==> flow/design.v <==
module Booth_Encoder #(
    parameter radix = 3
) (
    input [radix-1:0] input_num,
    output reg [5-1:0] NUM_CODE  
);
    always @(*) begin
        case (input_num)
            3'b000, 3'b111: NUM_CODE = 5'b10000;
            3'b001, 3'b010: NUM_CODE = 5'b00010;
            3'b101, 3'b110: NUM_CODE = 5'b00001;
            3'b011: NUM_CODE = 5'b01000;
            3'b100: NUM_CODE = 5'b00100;
        endcase
    end
endmodule
`timescale 1ns / 1ps
module Booth_MUL #(
    parameter INPUT_WIDTH = 8,
    parameter NUM_CODE_WIDTH = 5,
    parameter MATRIX_SIZE = 3,
    parameter OUTPUT_WIDTH=$clog2(MATRIX_SIZE*(2**INPUT_WIDTH))-1
) (
    input clk,reset_n,
    input signed [INPUT_WIDTH-1:0] input_q,
    input [NUM_CODE_WIDTH-1:0] NUM_CODE,
    input signed [OUTPUT_WIDTH-1:0] input_partialmul,
    output signed [OUTPUT_WIDTH-1:0] partialmul_out,
    output signed [INPUT_WIDTH-1:0] input_q_next
);
    wire signed [OUTPUT_WIDTH-1:0] input_partialmul_opshift;
    assign input_partialmul_opshift = input_partialmul <<< 2;
    reg signed [OUTPUT_WIDTH-1:0] pipeline_reg_input_partialmul_opshift;
    reg signed [INPUT_WIDTH-1:0] pipeline_reg_input_q;
    reg [NUM_CODE_WIDTH-1:0] pipeline_reg_NUM_CODE;
    reg signed [OUTPUT_WIDTH-1:0] partialmul_out_inner;
    wire signed [OUTPUT_WIDTH-1:0] q_ext, q_rev_ext;
    assign q_ext = pipeline_reg_input_q;
    assign q_rev_ext = -q_ext;
    always @(posedge clk or negedge reset_n) begin
        if (!reset_n)begin
            pipeline_reg_input_partialmul_opshift<=0;
            pipeline_reg_input_q<=0;
            pipeline_reg_NUM_CODE<=0;
        end
        else begin
            pipeline_reg_input_partialmul_opshift<=input_partialmul_opshift;
            pipeline_reg_input_q<=input_q;
            pipeline_reg_NUM_CODE<=NUM_CODE;
        end
    end
    reg signed [INPUT_WIDTH-1:0] input_q_state2;
    always @(posedge clk or negedge reset_n) begin
        if (!reset_n) begin
            partialmul_out_inner<=0;
            input_q_state2<=0;
        end
        else begin
            case (pipeline_reg_NUM_CODE)
                5'b01000:partialmul_out_inner<=(q_ext<<<1)+pipeline_reg_input_partialmul_opshift;
                5'b00100:partialmul_out_inner<=(q_rev_ext<<<1)+pipeline_reg_input_partialmul_opshift;
                5'b00010:partialmul_out_inner<=q_ext+pipeline_reg_input_partialmul_opshift;
                5'b00001:partialmul_out_inner<=q_rev_ext+pipeline_reg_input_partialmul_opshift;
                default:partialmul_out_inner<=pipeline_reg_input_partialmul_opshift;
            endcase
            input_q_state2<=pipeline_reg_input_q;
        end
    end
    assign input_q_next=input_q_state2;
    assign partialmul_out=partialmul_out_inner;
endmodule
`timescale 1ns / 1ps
module Booth_top #(
    parameter INPUT_WIDTH = 8,
    parameter NUM_CODE_WIDTH = 5,
    parameter MATRIX_SIZE = 3,
    parameter OUTPUT_WIDTH=$clog2(MATRIX_SIZE*(2**INPUT_WIDTH))-1
) (
    input clk,
    input reset_n,
    input signed [INPUT_WIDTH-1:0] input_q,
    input signed [INPUT_WIDTH-1:0] input_k,
    input signed [OUTPUT_WIDTH-1:0] left_final_partialmul_out,  
    output reg signed [OUTPUT_WIDTH-1:0] final_partialmul_out
);
    wire [NUM_CODE_WIDTH-1:0] NUM_CODE_0, NUM_CODE_1, NUM_CODE_2, NUM_CODE_3;
    wire signed [OUTPUT_WIDTH-1:0] partialmul_out_0;
    wire signed [OUTPUT_WIDTH-1:0] partialmul_out_1;
    wire signed [OUTPUT_WIDTH-1:0] partialmul_out_2;
    wire signed [OUTPUT_WIDTH-1:0] partialmul_out_3;
    wire signed [INPUT_WIDTH-1:0] q_next_0;
    wire signed [INPUT_WIDTH-1:0] q_next_1;
    wire signed [INPUT_WIDTH-1:0] q_next_2;
    Booth_Encoder booth_enc0 (
        .input_num($unsigned(input_k[7:5])),
        .NUM_CODE(NUM_CODE_0)
    );
    Booth_Encoder booth_enc1 (
        .input_num($unsigned(input_k[5:3])),
        .NUM_CODE(NUM_CODE_1)
    );
    Booth_Encoder booth_enc2 (
        .input_num($unsigned(input_k[3:1])),
        .NUM_CODE(NUM_CODE_2)
    );
    Booth_Encoder booth_enc3 (
        .input_num({$unsigned(input_k[1:0]), 1'b0}),
        .NUM_CODE(NUM_CODE_3)
    );
    Booth_MUL #(.MATRIX_SIZE(MATRIX_SIZE), .OUTPUT_WIDTH(OUTPUT_WIDTH),
                .INPUT_WIDTH(INPUT_WIDTH), .NUM_CODE_WIDTH(NUM_CODE_WIDTH)) Booth_MUL_0 (
        .clk(clk),
        .reset_n(reset_n),
        .input_q(input_q),
        .NUM_CODE(NUM_CODE_0),
        .input_partialmul({OUTPUT_WIDTH{1'b0}}),
        .partialmul_out(partialmul_out_0),
        .input_q_next(q_next_0)
    );
    Booth_MUL #(.MATRIX_SIZE(MATRIX_SIZE), .OUTPUT_WIDTH(OUTPUT_WIDTH),
                .INPUT_WIDTH(INPUT_WIDTH), .NUM_CODE_WIDTH(NUM_CODE_WIDTH)) Booth_MUL_1 (
        .clk(clk),
        .reset_n(reset_n),
        .input_q(q_next_0),
        .NUM_CODE(NUM_CODE_1),
        .input_partialmul(partialmul_out_0),
        .partialmul_out(partialmul_out_1),
        .input_q_next(q_next_1)
    );
    Booth_MUL #(.MATRIX_SIZE(MATRIX_SIZE), .OUTPUT_WIDTH(OUTPUT_WIDTH),
                .INPUT_WIDTH(INPUT_WIDTH), .NUM_CODE_WIDTH(NUM_CODE_WIDTH)) Booth_MUL_2 (
        .clk(clk),
        .reset_n(reset_n),
        .input_q(q_next_1),
        .NUM_CODE(NUM_CODE_2),
        .input_partialmul(partialmul_out_1),
        .partialmul_out(partialmul_out_2),
        .input_q_next(q_next_2)
    );
    Booth_MUL #(.MATRIX_SIZE(MATRIX_SIZE), .OUTPUT_WIDTH(OUTPUT_WIDTH),
                .INPUT_WIDTH(INPUT_WIDTH), .NUM_CODE_WIDTH(NUM_CODE_WIDTH)) Booth_MUL_3 (
        .clk(clk),
        .reset_n(reset_n),
        .input_q(q_next_2),
        .NUM_CODE(NUM_CODE_3),
        .input_partialmul(partialmul_out_2),
        .partialmul_out(partialmul_out_3),
        .input_q_next()
    );
    always @(posedge clk or negedge reset_n) begin
        if (!reset_n) final_partialmul_out <= 0;
        else final_partialmul_out <= partialmul_out_3 + left_final_partialmul_out;
    end
endmodule
module PE_Array #(
    parameter INPUT_WIDTH = 8,
    parameter NUM_CODE_WIDTH = 5,
    parameter MATRIX_SIZE = 3,
    parameter OUTPUT_WIDTH=$clog2(MATRIX_SIZE*(2**INPUT_WIDTH))-1
)(
    input clk,
    input reset_n,
    input [INPUT_WIDTH*MATRIX_SIZE-1:0] input_q,  
    input [INPUT_WIDTH*MATRIX_SIZE*MATRIX_SIZE-1:0] input_k,  
    output [OUTPUT_WIDTH*MATRIX_SIZE-1:0] final_partialmul_out   
);
    wire [OUTPUT_WIDTH*MATRIX_SIZE*(MATRIX_SIZE+1)-1:0] psum;
    genvar i, j;
    generate
        for (i = 0; i < MATRIX_SIZE; i = i + 1) begin : row
            assign psum[OUTPUT_WIDTH*(i*(MATRIX_SIZE+1))+:OUTPUT_WIDTH] = {OUTPUT_WIDTH{1'b0}};
            for (j = 0; j < MATRIX_SIZE; j = j + 1) begin : col
                Booth_top #(
                    .INPUT_WIDTH(INPUT_WIDTH),
                    .NUM_CODE_WIDTH(NUM_CODE_WIDTH),
                    .MATRIX_SIZE(MATRIX_SIZE),
                    .OUTPUT_WIDTH(OUTPUT_WIDTH)
                ) pe (
                    .clk(clk),
                    .reset_n(reset_n),
                    .input_q(input_q[INPUT_WIDTH*(MATRIX_SIZE-j)-1-:INPUT_WIDTH]),  
                    .input_k(input_k[INPUT_WIDTH*(MATRIX_SIZE*MATRIX_SIZE-MATRIX_SIZE*i-j)-1-:INPUT_WIDTH]),  
                    .left_final_partialmul_out(psum[OUTPUT_WIDTH*(i*(MATRIX_SIZE+1)+j)+:OUTPUT_WIDTH]),  
                    .final_partialmul_out(psum[OUTPUT_WIDTH*(i*(MATRIX_SIZE+1)+j+1)+:OUTPUT_WIDTH])  
                );
                if(j==MATRIX_SIZE-1) assign final_partialmul_out[(MATRIX_SIZE-i)*OUTPUT_WIDTH-1-:OUTPUT_WIDTH]=psum[OUTPUT_WIDTH*(i*(MATRIX_SIZE+1)+j+1)+:OUTPUT_WIDTH];
            end
        end
    endgenerate
endmodule
module Array_control#(
    parameter INPUT_WIDTH = 8,
    parameter NUM_CODE_WIDTH = 5,
    parameter MATRIX_SIZE = 3,
    parameter ADDR_WIDTH = $clog2(MATRIX_SIZE**2<<2),
    parameter OUTPUT_WIDTH=$clog2(MATRIX_SIZE*(2**INPUT_WIDTH))-1
)(
    input start,clk,reset_n,
    input        [INPUT_WIDTH*MATRIX_SIZE-1:0]      buffer_input_q, 
    input        [INPUT_WIDTH*MATRIX_SIZE*MATRIX_SIZE-1:0]           buffer_input_k,
    output       job_start,
    output reg         buffer_read_K_EN,
    output             buffer_read_Q_EN,
    output reg      write_enable,
    output reg     [ADDR_WIDTH-1:0]        write_addr,
    output     [ADDR_WIDTH-1:0]        buffer_Q_addr,
    output   [MATRIX_SIZE*OUTPUT_WIDTH-1:0]             QK_RESULT
);
localparam IDLE=1'b0;
localparam ROLLING=1'b1;
localparam PIPE_LATENCY = 1 + 2*4 + 1 + (MATRIX_SIZE-1);
localparam LAST_CNT = PIPE_LATENCY + MATRIX_SIZE - 1;
reg state;
reg [5:0] cnt;
assign job_start = (state==IDLE) & start;
assign buffer_read_Q_EN = (state==ROLLING) && (cnt < 2*MATRIX_SIZE-1);
assign buffer_Q_addr = cnt[ADDR_WIDTH-1:0];
wire [OUTPUT_WIDTH*MATRIX_SIZE-1:0] final_partialmul_out;
    PE_Array #(
        .INPUT_WIDTH(INPUT_WIDTH),
        .NUM_CODE_WIDTH(NUM_CODE_WIDTH),
        .MATRIX_SIZE(MATRIX_SIZE),
        .OUTPUT_WIDTH(OUTPUT_WIDTH)
    ) pe_array_inst (
        .clk(clk),
        .reset_n(reset_n),
        .input_q(buffer_input_q),
        .input_k(buffer_input_k),
        .final_partialmul_out(final_partialmul_out)
    );
assign QK_RESULT=final_partialmul_out;
always @(posedge clk or negedge reset_n) begin
    if(!reset_n)begin
        state<=IDLE;
        cnt<=0;
        buffer_read_K_EN<=0;
        write_enable<=0;
        write_addr<=0;
    end
    else case (state)
    IDLE: begin
        write_enable<=0;
        if(start) begin
            state<=ROLLING;
            cnt<=0;
            buffer_read_K_EN<=1;
        end
    end
    ROLLING:begin
        cnt<=cnt+1;
        buffer_read_K_EN<=0;
        if(cnt>=PIPE_LATENCY-1 && cnt<LAST_CNT) begin
            write_enable<=1;
            write_addr<=cnt-(PIPE_LATENCY-1);
        end
        else write_enable<=0;
        if(cnt==LAST_CNT-1) state<=IDLE;
    end
    endcase
end
endmodule
module matrix_buffer #(
    parameter INPUT_WIDTH = 8,
    parameter MATRIX_SIZE = 3,
    parameter ADDR_WIDTH = $clog2(MATRIX_SIZE**2 << 2)
)(
    input clk,
    input reset_n,
    input K_V_read_EN, K_V_write_EN, K_V_clear,
    input signed [INPUT_WIDTH*MATRIX_SIZE-1:0] MATRIX_INPUT,
    output reg signed [INPUT_WIDTH*MATRIX_SIZE*MATRIX_SIZE-1:0] MATRIX_OUTPUT  
);
    integer i, j;
    reg signed [INPUT_WIDTH*MATRIX_SIZE-1:0] BUFFER [MATRIX_SIZE-1:0];
    reg [ADDR_WIDTH-1:0] K_offset;
    always @(posedge clk or negedge reset_n) begin
        if (~reset_n) begin
            MATRIX_OUTPUT <= 0;
            K_offset <= 0;
           for (j = 0; j < MATRIX_SIZE; j = j + 1) begin
               BUFFER[j] <= {MATRIX_SIZE*INPUT_WIDTH{1'b0}};
           end
        end
        else begin
            if (K_V_read_EN) begin
                for (i = 0; i < MATRIX_SIZE; i = i + 1) begin
                    MATRIX_OUTPUT[(MATRIX_SIZE-i) * INPUT_WIDTH * MATRIX_SIZE -1 -: MATRIX_SIZE * INPUT_WIDTH] <= BUFFER[i];
                end
            end
            if (K_V_clear) K_offset <= 0;
            else if (K_V_write_EN) begin
                if (K_offset < MATRIX_SIZE) BUFFER[K_offset] <= MATRIX_INPUT;
                K_offset <= K_offset + 1;  
            end
        end
    end
endmodule
module row_buffer #(
    parameter INPUT_WIDTH = 8,          
    parameter MATRIX_SIZE = 3,          
    parameter ADDR_WIDTH = $clog2(MATRIX_SIZE**2<<2)  
)(
    input clk,
    input reset_n,
    input write_en, clear,                            
    input [MATRIX_SIZE*INPUT_WIDTH-1:0] ROW_INPUT,
    input read_en,                                      
    input [ADDR_WIDTH-1:0] read_addr,                   
    output reg [MATRIX_SIZE*INPUT_WIDTH-1:0] read_data       
);
    localparam DEPTH = 2*MATRIX_SIZE-1;
    reg [MATRIX_SIZE*INPUT_WIDTH-1:0] buffer_data [DEPTH-1:0];  
    reg [ADDR_WIDTH-1:0] offset;
    integer j;
    always @(posedge clk or negedge  reset_n) begin
        if (~reset_n) begin
           for (j = 0; j < DEPTH; j = j + 1) begin
               buffer_data[j] <= {MATRIX_SIZE*INPUT_WIDTH{1'b0}};
           end
            offset <= 0;
            read_data <= {MATRIX_SIZE*INPUT_WIDTH{1'b0}};
        end
        else begin
            if (clear) offset <= 0;
            else if (write_en) begin
                for (j = 0; j < MATRIX_SIZE; j = j + 1) begin
                    if (offset + j < DEPTH)
                        buffer_data[offset + j][(MATRIX_SIZE - j) * INPUT_WIDTH - 1 -: INPUT_WIDTH]
                            <= ROW_INPUT[(MATRIX_SIZE - j) * INPUT_WIDTH - 1 -: INPUT_WIDTH];
                end
                offset <= offset + 1;  
            end
            if (read_en) begin
                if (read_addr < DEPTH) read_data <= buffer_data[read_addr];
            end
        end
    end
endmodule
module OutputBuffer #(
    parameter MATRIX_SIZE = 3,
    parameter INPUT_WIDTH=8,
    parameter ADDR_WIDTH = $clog2(MATRIX_SIZE**2<<2),
    parameter OUTPUT_WIDTH = $clog2(MATRIX_SIZE*(2**INPUT_WIDTH))-1
)(
    input clk,
    input reset_n,
    input read_en,
    input [ADDR_WIDTH-1:0] READ_ADDR,
    input write_enable,
    input [ADDR_WIDTH-1:0] write_addr,
    input [OUTPUT_WIDTH*MATRIX_SIZE-1:0] QK_RESULT ,  
    output reg [MATRIX_SIZE*OUTPUT_WIDTH-1:0] QK_RESULT_READ
);
reg [OUTPUT_WIDTH-1:0] BUFFER [MATRIX_SIZE-1:0][MATRIX_SIZE-1:0];  
integer i,j;
always @(posedge clk or negedge  reset_n) begin
    if (~reset_n) begin
        QK_RESULT_READ<=0;
        for(i=0;i<MATRIX_SIZE;i=i+1) for(j=0;j<MATRIX_SIZE;j=j+1) BUFFER[i][j]<=0;
    end else begin
        if(write_enable) begin
            for(i=0;i<MATRIX_SIZE;i=i+1)
                if(write_addr<MATRIX_SIZE)
                    BUFFER[i][write_addr]<=QK_RESULT[(MATRIX_SIZE-i)*OUTPUT_WIDTH-1-:OUTPUT_WIDTH];
        end
        if(read_en && READ_ADDR<MATRIX_SIZE) begin
            for (i = 0; i < MATRIX_SIZE; i = i + 1) begin
                QK_RESULT_READ[(MATRIX_SIZE-i) * OUTPUT_WIDTH -1 -: OUTPUT_WIDTH] <= BUFFER[READ_ADDR][i]; 
            end
        end
    end
end
endmodule
module Attention_top #(
    parameter INPUT_WIDTH = 8,
    parameter NUM_CODE_WIDTH = 5,
    parameter MATRIX_SIZE = 3,
    parameter ADDR_WIDTH = $clog2(MATRIX_SIZE**2<<2),
    parameter OUTPUT_WIDTH = $clog2(MATRIX_SIZE*(2**INPUT_WIDTH))-1
)(
    input clk,
    input reset_n,
    input start,
    input softmax_req,DATA_write_EN,
    input  [INPUT_WIDTH*MATRIX_SIZE-1:0] Q_INPUT,
    input [INPUT_WIDTH*MATRIX_SIZE-1:0] MATRIX_INPUT,
    output reg [MATRIX_SIZE*OUTPUT_WIDTH-1:0] Output_RESULT,
    input output_req
);
wire [ADDR_WIDTH-1:0] Q_S_addr, write_addr;
wire [MATRIX_SIZE*OUTPUT_WIDTH-1:0] QK_RESULT;
wire write_enable;
wire job_start;
wire [INPUT_WIDTH*MATRIX_SIZE*MATRIX_SIZE-1:0] MATRIX_OUTPUT;
wire [OUTPUT_WIDTH*MATRIX_SIZE-1:0] output_buffer_READ_VALUE;
wire [INPUT_WIDTH*MATRIX_SIZE-1:0] Q_S_date;
wire K_V_read_EN;
wire Q_S_read_EN;
reg output_buffer_READ_EN;
reg [ADDR_WIDTH-1:0] output_buffer_READ_ADDR;
reg [ADDR_WIDTH-1:0] output_READ_ADDR;
    Array_control #(
        .INPUT_WIDTH(INPUT_WIDTH),
        .NUM_CODE_WIDTH(NUM_CODE_WIDTH),
        .MATRIX_SIZE(MATRIX_SIZE),
        .ADDR_WIDTH(ADDR_WIDTH),
        .OUTPUT_WIDTH(OUTPUT_WIDTH)
    ) array_control_inst (
        .start(start),
        .clk(clk),
        .reset_n(reset_n),
        .buffer_input_q(Q_S_date),
        .buffer_input_k(MATRIX_OUTPUT),
        .job_start(job_start),
        .buffer_read_K_EN(K_V_read_EN),
        .buffer_read_Q_EN(Q_S_read_EN),
        .write_enable(write_enable),
        .write_addr(write_addr),
        .buffer_Q_addr(Q_S_addr),
        .QK_RESULT(QK_RESULT)
    );
    matrix_buffer #(
        .INPUT_WIDTH(INPUT_WIDTH),
        .MATRIX_SIZE(MATRIX_SIZE),
        .ADDR_WIDTH(ADDR_WIDTH)
    ) matrix_buffer_inst (
        .clk(clk),
        .reset_n(reset_n),
        .K_V_read_EN(K_V_read_EN),
        .K_V_write_EN(DATA_write_EN),
        .K_V_clear(job_start),
        .MATRIX_INPUT(MATRIX_INPUT),
        .MATRIX_OUTPUT(MATRIX_OUTPUT)
    );
    row_buffer #(
        .INPUT_WIDTH(INPUT_WIDTH),
        .MATRIX_SIZE(MATRIX_SIZE),
        .ADDR_WIDTH(ADDR_WIDTH)
    ) row_buffer_inst (
        .clk(clk),
        .reset_n(reset_n),
        .write_en(DATA_write_EN),
        .clear(job_start),
        .ROW_INPUT(Q_INPUT),
        .read_en(Q_S_read_EN),
        .read_addr(Q_S_addr),
        .read_data(Q_S_date)
    );
    OutputBuffer #(
        .MATRIX_SIZE(MATRIX_SIZE),
        .INPUT_WIDTH(INPUT_WIDTH),
        .ADDR_WIDTH(ADDR_WIDTH),
        .OUTPUT_WIDTH(OUTPUT_WIDTH)
    ) output_buffer_inst (
        .clk(clk),
        .reset_n(reset_n),
        .write_enable(write_enable),
        .write_addr(write_addr),
        .QK_RESULT(QK_RESULT),
        .read_en(output_buffer_READ_EN),
        .READ_ADDR(output_buffer_READ_ADDR),
        .QK_RESULT_READ(output_buffer_READ_VALUE)
    );
    always @(posedge clk or negedge reset_n) begin
        if(~reset_n) begin
            output_READ_ADDR<=0;
            output_buffer_READ_EN<=0;
            output_buffer_READ_ADDR<=0;
            Output_RESULT<=0;
        end
        else if(output_req) begin
            output_buffer_READ_EN<=1;
            output_buffer_READ_ADDR<=output_READ_ADDR;
            output_READ_ADDR<=output_READ_ADDR+1;
            Output_RESULT<=output_buffer_READ_VALUE;
        end
        else begin
            output_READ_ADDR<=0;
            output_buffer_READ_EN<=0;
            Output_RESULT<=0;
        end
    end
endmodule
# From RTL to reports: Attention_top
# What the tools print for Attention_top, step after step.
# Lines are those of the file above, counted from 1.
setup:
  top_module: "Attention_top"
  clock: "clk"
  lib: "sky130hd"
  lib_corner: "tt_025C_1v80"

# Word level
# Yosys after proc, flatten, opt, wreduce and memory -nomap, before mapping. Print and check cells are not counted.
# Memory sizes are those after Yosys's memory passes, which may raise the word count (mostly to a power of two), join words into wider ones and drop unused or constant bits.
op_classes:
  n_addsub: 138
  n_mul: 1
  cmp: 9
  n_eq: 212
  n_mux: 110
  n_logic: 3
  reduce_logical: 71
ops:
  columns: ["op", "n"]
  rows:
  - ["2-to-1 mux 9 bit", 54]
  - ["case mux 9 bit (select 4 bit)", 9]
  - ["adder 9 bit", 33]
  - ["adder 7 bit", 36]
  - ["case mux 7 bit (select 4 bit)", 9]
  - ["case mux 9 bit (select 9 bit)", 3]
  - ["== test 5 x 1 -> 1 bit (second input constant)", 36]
  - ["== test 5 x 2 -> 1 bit (second input constant)", 36]
  - ["== test 5 x 3 -> 1 bit (second input constant)", 36]
  - ["== test 5 x 4 -> 1 bit (second input constant)", 36]
  - ["adder 5 bit", 36]
  - ["case mux 5 bit (select 4 bit)", 9]
  - ["case mux 24 bit (select 5 bit)", 1]
  - ["case mux 3 bit (select 4 bit)", 9]
  - ["== test 4 x 3 -> 1 bit (second input constant)", 24]
  - ["adder 8 x 9 -> 9 bit", 9]
  - ["AND reduction 4 bit", 18]
  - ["multiplier 32 x 2 -> 4 bit (second input constant)", 1]
  - ["less-than comparator 32 x 3 -> 1 bit (second input constant)", 2]
  - ["== test 4 x 2 -> 1 bit (second input constant)", 12]
  - ["logical NOT 1 bit", 36]
  - ["2-to-1 mux 6 bit", 6]
  - ["negation 8 -> 9 bit", 3]
  - ["2-to-1 mux 27 bit", 1]
  - ["== test 3 x 2 -> 1 bit (second input constant)", 8]
  - ["== test 4 x 1 -> 1 bit (second input constant)", 6]
  - ["== test 4 bit (second input constant)", 6]
  - ["logical NOT 4 bit", 6]
# Not listed: further kinds 33, cells in them 63.
word_totals:
  register_bits: 1063
  mem_bits_ro: 1440
  clocked_rd_ports_x_width: 180
  mem_count: 36
  in_bits: 54
  output_inout_bits: 27
mem_list:
  columns: ["name", "size", "width", "read_ports", "write_ports", "line", "source"]
  rows:
  - ["(name not given)", 8, 5, 1, 0, 8, "case (input_num)"]
  - ["(name not given)", 8, 5, 1, 0, 8, null]
  - ["(name not given)", 8, 5, 1, 0, 8, null]
  - ["(name not given)", 8, 5, 1, 0, 8, null]
  - ["(name not given)", 8, 5, 1, 0, 8, null]
  - ["(name not given)", 8, 5, 1, 0, 8, null]
# Memories not listed: 30.

# Depth
# Yosys ltp: most cells in a row. Word level: on the elaborated netlist, between registers, memories and ports. Mapped: between sequential cells and ports; inverters and the memories' decode and read muxes count.
depth:
  depth_word: 9
  abc_area: 0
  mapped_depth: 18
  ltp_nobuf: 16

# Synthesis result
# The flow's flattened synthesis, as Yosys stat reports it; memories are mapped. The netlist is that of the ABC_AREA named above (0 if unset); the other value can give another one.
synth_totals:
  mapped_cells: 5229
  synth_area_um2: 58084.5
  sequential_area_um2: 30879.6
  ffs: 1234
types:
  columns: ["cell_type", "n", "type_area_um2"]
  rows:
  - ["sky130_fd_sc_hd__dfrtp_1", 1234, 3.09E+04]
  - ["sky130_fd_sc_hd__mux2_2", 320, 3.6E+03]
  - ["sky130_fd_sc_hd__ha_1", 250, 3128]
  - ["sky130_fd_sc_hd__a21oi_1", 364, 1.82E+03]
  - ["sky130_fd_sc_hd__nand2_1", 397, 1.49E+03]
  - ["sky130_fd_sc_hd__xnor2_1", 157, 1.38E+03]
  - ["sky130_fd_sc_hd__nor2_1", 366, 1.37E+03]
  - ["sky130_fd_sc_hd__o21ai_0", 217, 1.09E+03]
  - ["sky130_fd_sc_hd__inv_1", 254, 953.414]
  - ["sky130_fd_sc_hd__a22oi_1", 108, 810.778]
  - ["sky130_fd_sc_hd__and2_1", 112, 700.672]
  - ["sky130_fd_sc_hd__xor2_1", 79, 691.914]
  - ["sky130_fd_sc_hd__fa_1", 34, 680.653]
  - ["sky130_fd_sc_hd__clkbuf_1", 175, 656.88]
  - ["sky130_fd_sc_hd__nor2b_1", 99, 619.344]
  - ["sky130_fd_sc_hd__a222oi_1", 53, 530.509]
  - ["sky130_fd_sc_hd__a21o_1", 66, 495.475]
  - ["sky130_fd_sc_hd__nand3_1", 92, 460.442]
# Not listed: further types 70, cells in them 852.
# By module: a second synthesis without flattening, with its own total; a netlist apart from the flattened one above.
unflattened:
  hier_cells: 8364
  hier_area_um2: 91951.9
# Each row is one instance without its submodules.
modules:
  columns: ["module", "instances", "n_cells", "mod_area_um2", "mod_seq_area_um2"]
  rows:
  - ["Booth_MUL", 36, 163, 1726.7, 925.9]
  - ["OutputBuffer", 1, 762, 7233.2, 2702.6]
  - ["row_buffer", 1, 454, 6693.9, 3753.6]
  - ["matrix_buffer", 1, 338, 5730.5, 3753.6]
  - ["Booth_top", 9, 51, 569.3, 225.2]
  - ["Booth_Encoder", 36, 9, 80.1, 0.0]
  - ["Attention_top", 1, 94, 1362.6, 1001.0]
  - ["Array_control", 1, 64, 762.0, 375.4]
  - ["PE_Array", 1, 1, 3.8, 0.0]

# Worst setup path after synthesis
# Source: OpenSTA report_checks on the synthesized netlist (no wires, ideal clock, input and output delay 20% of the period each), path of least setup slack; recovery checks are left aside. Register names are those of the netlist, which keeps one name where synthesis merged equal registers.
synth_path:
  path_kind: "register -> register"
  start: "register output_buffer_READ_ADDR[0]"
  end: "register output_buffer_inst.QK_RESULT_READ[19]"
  period_ns: 5.0
  launch_ns: 0.000
  arrival_ns: 3.230
  t_required_ns: 4.869
  slack_ns: 1.639
  delay_ns: 3.361
  stages: 14
  synth_period_reached_ns: 3.361
# "delay_ns" is the arrival time less input delay plus setup time.
# "stages" counts driving pins, that of a launching flip-flop among them; a cell with two outputs on the path counts twice.
# "synth_period_reached_ns" = period - worst setup slack (recovery checks aside). The figure is calculated, with input and output delays left at 20% of the set period.
# Between the ends stands the longest chain of elaborated cells between them, by number of cells; it is not shown to be the way that was timed. Of several equally long chains one is given.
# A line is the first line of the expression or statement that the cell stems from. Yosys adds cells for indexed reads and writes and turns some case tables into memories.
synth_via:
  cell_sequence: "sky130_fd_sc_hd__dfrtp_1 sky130_fd_sc_hd__inv_1 sky130_fd_sc_hd__ha_1 sky130_fd_sc_hd__inv_1 sky130_fd_sc_hd__fa_1 sky130_fd_sc_hd__ha_1 sky130_fd_sc_hd__clkbuf_1 sky130_fd_sc_hd__clkbuf_1 sky130_fd_sc_hd__mux2i_1 sky130_fd_sc_hd__o22ai_1 sky130_fd_sc_hd__a22oi_1 sky130_fd_sc_hd__nand3b_1 sky130_fd_sc_hd__nor4_1 sky130_fd_sc_hd__a31oi_1"
  elab_chain_cells: 5
synth_lines:
  columns: ["element", "line", "source"]
  rows:
  - ["start, declared", 400, "reg [ADDR_WIDTH-1:0] output_buffer_READ_ADDR;"]
  - ["start, assigned", 468, "output_buffer_READ_ADDR<=0;"]
  - ["start, assigned", 473, "output_buffer_READ_ADDR<=output_READ_ADDR;"]
  - ["subtractor 2 x 6 -> 7 bit", 368, "QK_RESULT_READ[(MATRIX_SIZE-i) * OUTPUT_WIDTH -1 -: OUTPUT_WIDTH] <= BUFFER[READ_ADDR][i];"]
  - ["multiplier 32 x 2 -> 4 bit", 368, null]
  - ["adder 4 x 2 -> 4 bit", 368, null]
  - ["== test 4 bit", 368, null]
  - ["case mux 9 bit (select 9 bit)", 368, null]
  - ["end, assigned", 358, "QK_RESULT_READ<=0;"]
  - ["end, assigned", 368, null]
  - ["end, declared", 352, "output reg [MATRIX_SIZE*OUTPUT_WIDTH-1:0] QK_RESULT_READ"]

# Worst path after layout
# Path of least setup slack in the final report of run 2 (OpenROAD, finished layout, wires in). Where an end is a register, its clock arrival counts in the times.
layout_path:
  path_kind: "register -> register"
  start: "register output_buffer_READ_ADDR[0]"
  end: "register output_buffer_inst.QK_RESULT_READ[25]"
  period_ns: 3.47
  launch_ns: 0.74
  arrival_ns: 4.05
  t_required_ns: 4.00
  slack_ns: -0.06
  stages: 13
# Between the ends stands the longest chain of elaborated cells between them, by number of cells; it is not shown to be the way that was timed. Of several equally long chains one is given.
layout_via:
  cell_sequence: "sky130_fd_sc_hd__dfrtp_2 sky130_fd_sc_hd__inv_2 sky130_fd_sc_hd__ha_4 sky130_fd_sc_hd__inv_1 sky130_fd_sc_hd__fa_2 sky130_fd_sc_hd__buf_4 sky130_fd_sc_hd__xor3_1 sky130_fd_sc_hd__xnor2_1 sky130_fd_sc_hd__o21ai_0 sky130_fd_sc_hd__nor2_1 sky130_fd_sc_hd__a21oi_1 sky130_fd_sc_hd__a311oi_1 sky130_fd_sc_hd__o211ai_1"
  elab_chain_cells: 5
layout_lines:
  columns: ["element", "line", "source"]
  rows:
  - ["start, declared", 400, "reg [ADDR_WIDTH-1:0] output_buffer_READ_ADDR;"]
  - ["start, assigned", 468, "output_buffer_READ_ADDR<=0;"]
  - ["start, assigned", 473, "output_buffer_READ_ADDR<=output_READ_ADDR;"]
  - ["subtractor 2 x 6 -> 7 bit", 368, "QK_RESULT_READ[(MATRIX_SIZE-i) * OUTPUT_WIDTH -1 -: OUTPUT_WIDTH] <= BUFFER[READ_ADDR][i];"]
  - ["multiplier 32 x 2 -> 4 bit", 368, null]
  - ["adder 4 x 2 -> 4 bit", 368, null]
  - ["== test 4 bit", 368, null]
  - ["case mux 9 bit (select 9 bit)", 368, null]
  - ["end, assigned", 358, "QK_RESULT_READ<=0;"]
  - ["end, assigned", 368, null]
  - ["end, declared", 352, "output reg [MATRIX_SIZE*OUTPUT_WIDTH-1:0] QK_RESULT_READ"]

# Measured results for Attention_top: 3 stored runs of the Yosys and OpenROAD flow on sky130hd. The settings differ; the order carries no meaning. The constraints put input and output delay at 20% of the set period each and load the outputs with 0.01 pF.
# "achieved_clock_period_ns": clock period set for the run, less the worst setup slack. It is reckoned from that one timing run; input and output delays stay at 20% of the period that was set.
# "worstPathTime_ns" is the time allowed to the run's worst setup path (the clock period less input and output delay, where it has them) less its slack. Clock arrival times count: a late capture clock shortens it, a late launch clock lengthens it.
# "power.total_uw" rests on the timing tool's default activity at the inputs, not on a simulated workload.
runs:
  - name: "run 1"
    settings:
      ABC_AREA: 1
      CAP_MARGIN: 0
      CELL_PAD_IN_SITES_DETAIL_PLACEMENT: 1
      CELL_PAD_IN_SITES_GLOBAL_PLACEMENT: 0
      CORE_MARGIN: 5
      CORE_UTILIZATION: 57
      CTS_CLUSTER_SIZE: 84
      GPL_TIMING_DRIVEN: 0
      MAX_ROUTING_LAYER: "met4"
      MIN_ROUTING_LAYER: "met2"
      PLACE_DENSITY: 0.8
      SLEW_MARGIN: 30
      TNS_END_PERCENT: 75
      period_ns: 4.53
    outcome: "no results, routing failed with GRT-0116"
  - name: "run 2"
    settings:
      CELL_PAD_IN_SITES_DETAIL_PLACEMENT: 1
      CORE_ASPECT_RATIO: 1.51
      CORE_UTILIZATION: 54
      GPL_TIMING_DRIVEN: 0
      MAX_ROUTING_LAYER: "met4"
      period_ns: 3.47
      CAP_MARGIN: 20
      CORE_MARGIN: 2
      SLEW_MARGIN: 20
    results:
      synth_area_um2: 58084.5
      design.die.area_um2: 110258.0
      final_stdcell_area_um2: 67051.8
      setup_worst_slack_ns: -0.056
      timing.setup.tns_ns: -0.056
      fin_hold_ws_ns: 0.333
      power.total_uw: 69583
      achieved_clock_period_ns: 3.526
      worstPathTime_ns: 3.53
      critical_path_type: "register -> register"
  - name: "run 3"
    settings:
      CELL_PAD_IN_SITES_DETAIL_PLACEMENT: 0
      CORE_ASPECT_RATIO: 1.51
      CORE_UTILIZATION: 54
      CTS_CLUSTER_SIZE: 61
      GPL_ROUTABILITY_DRIVEN: 0
      GPL_TIMING_DRIVEN: 0
      HOLD_SLACK_MARGIN: 0.26
      MAX_ROUTING_LAYER: "met4"
      SETUP_SLACK_MARGIN: 0.2
      period_ns: 3.47
      CAP_MARGIN: 20
      CORE_MARGIN: 2
      SLEW_MARGIN: 20
    results:
      synth_area_um2: 58084.5
      design.die.area_um2: 110258.0
      final_stdcell_area_um2: 67927.6
      setup_worst_slack_ns: 0.060
      timing.setup.tns_ns: 0.000
      fin_hold_ws_ns: 0.338
      power.total_uw: 67852
      achieved_clock_period_ns: 3.410
      worstPathTime_ns: 3.41
      critical_path_type: "register -> register"
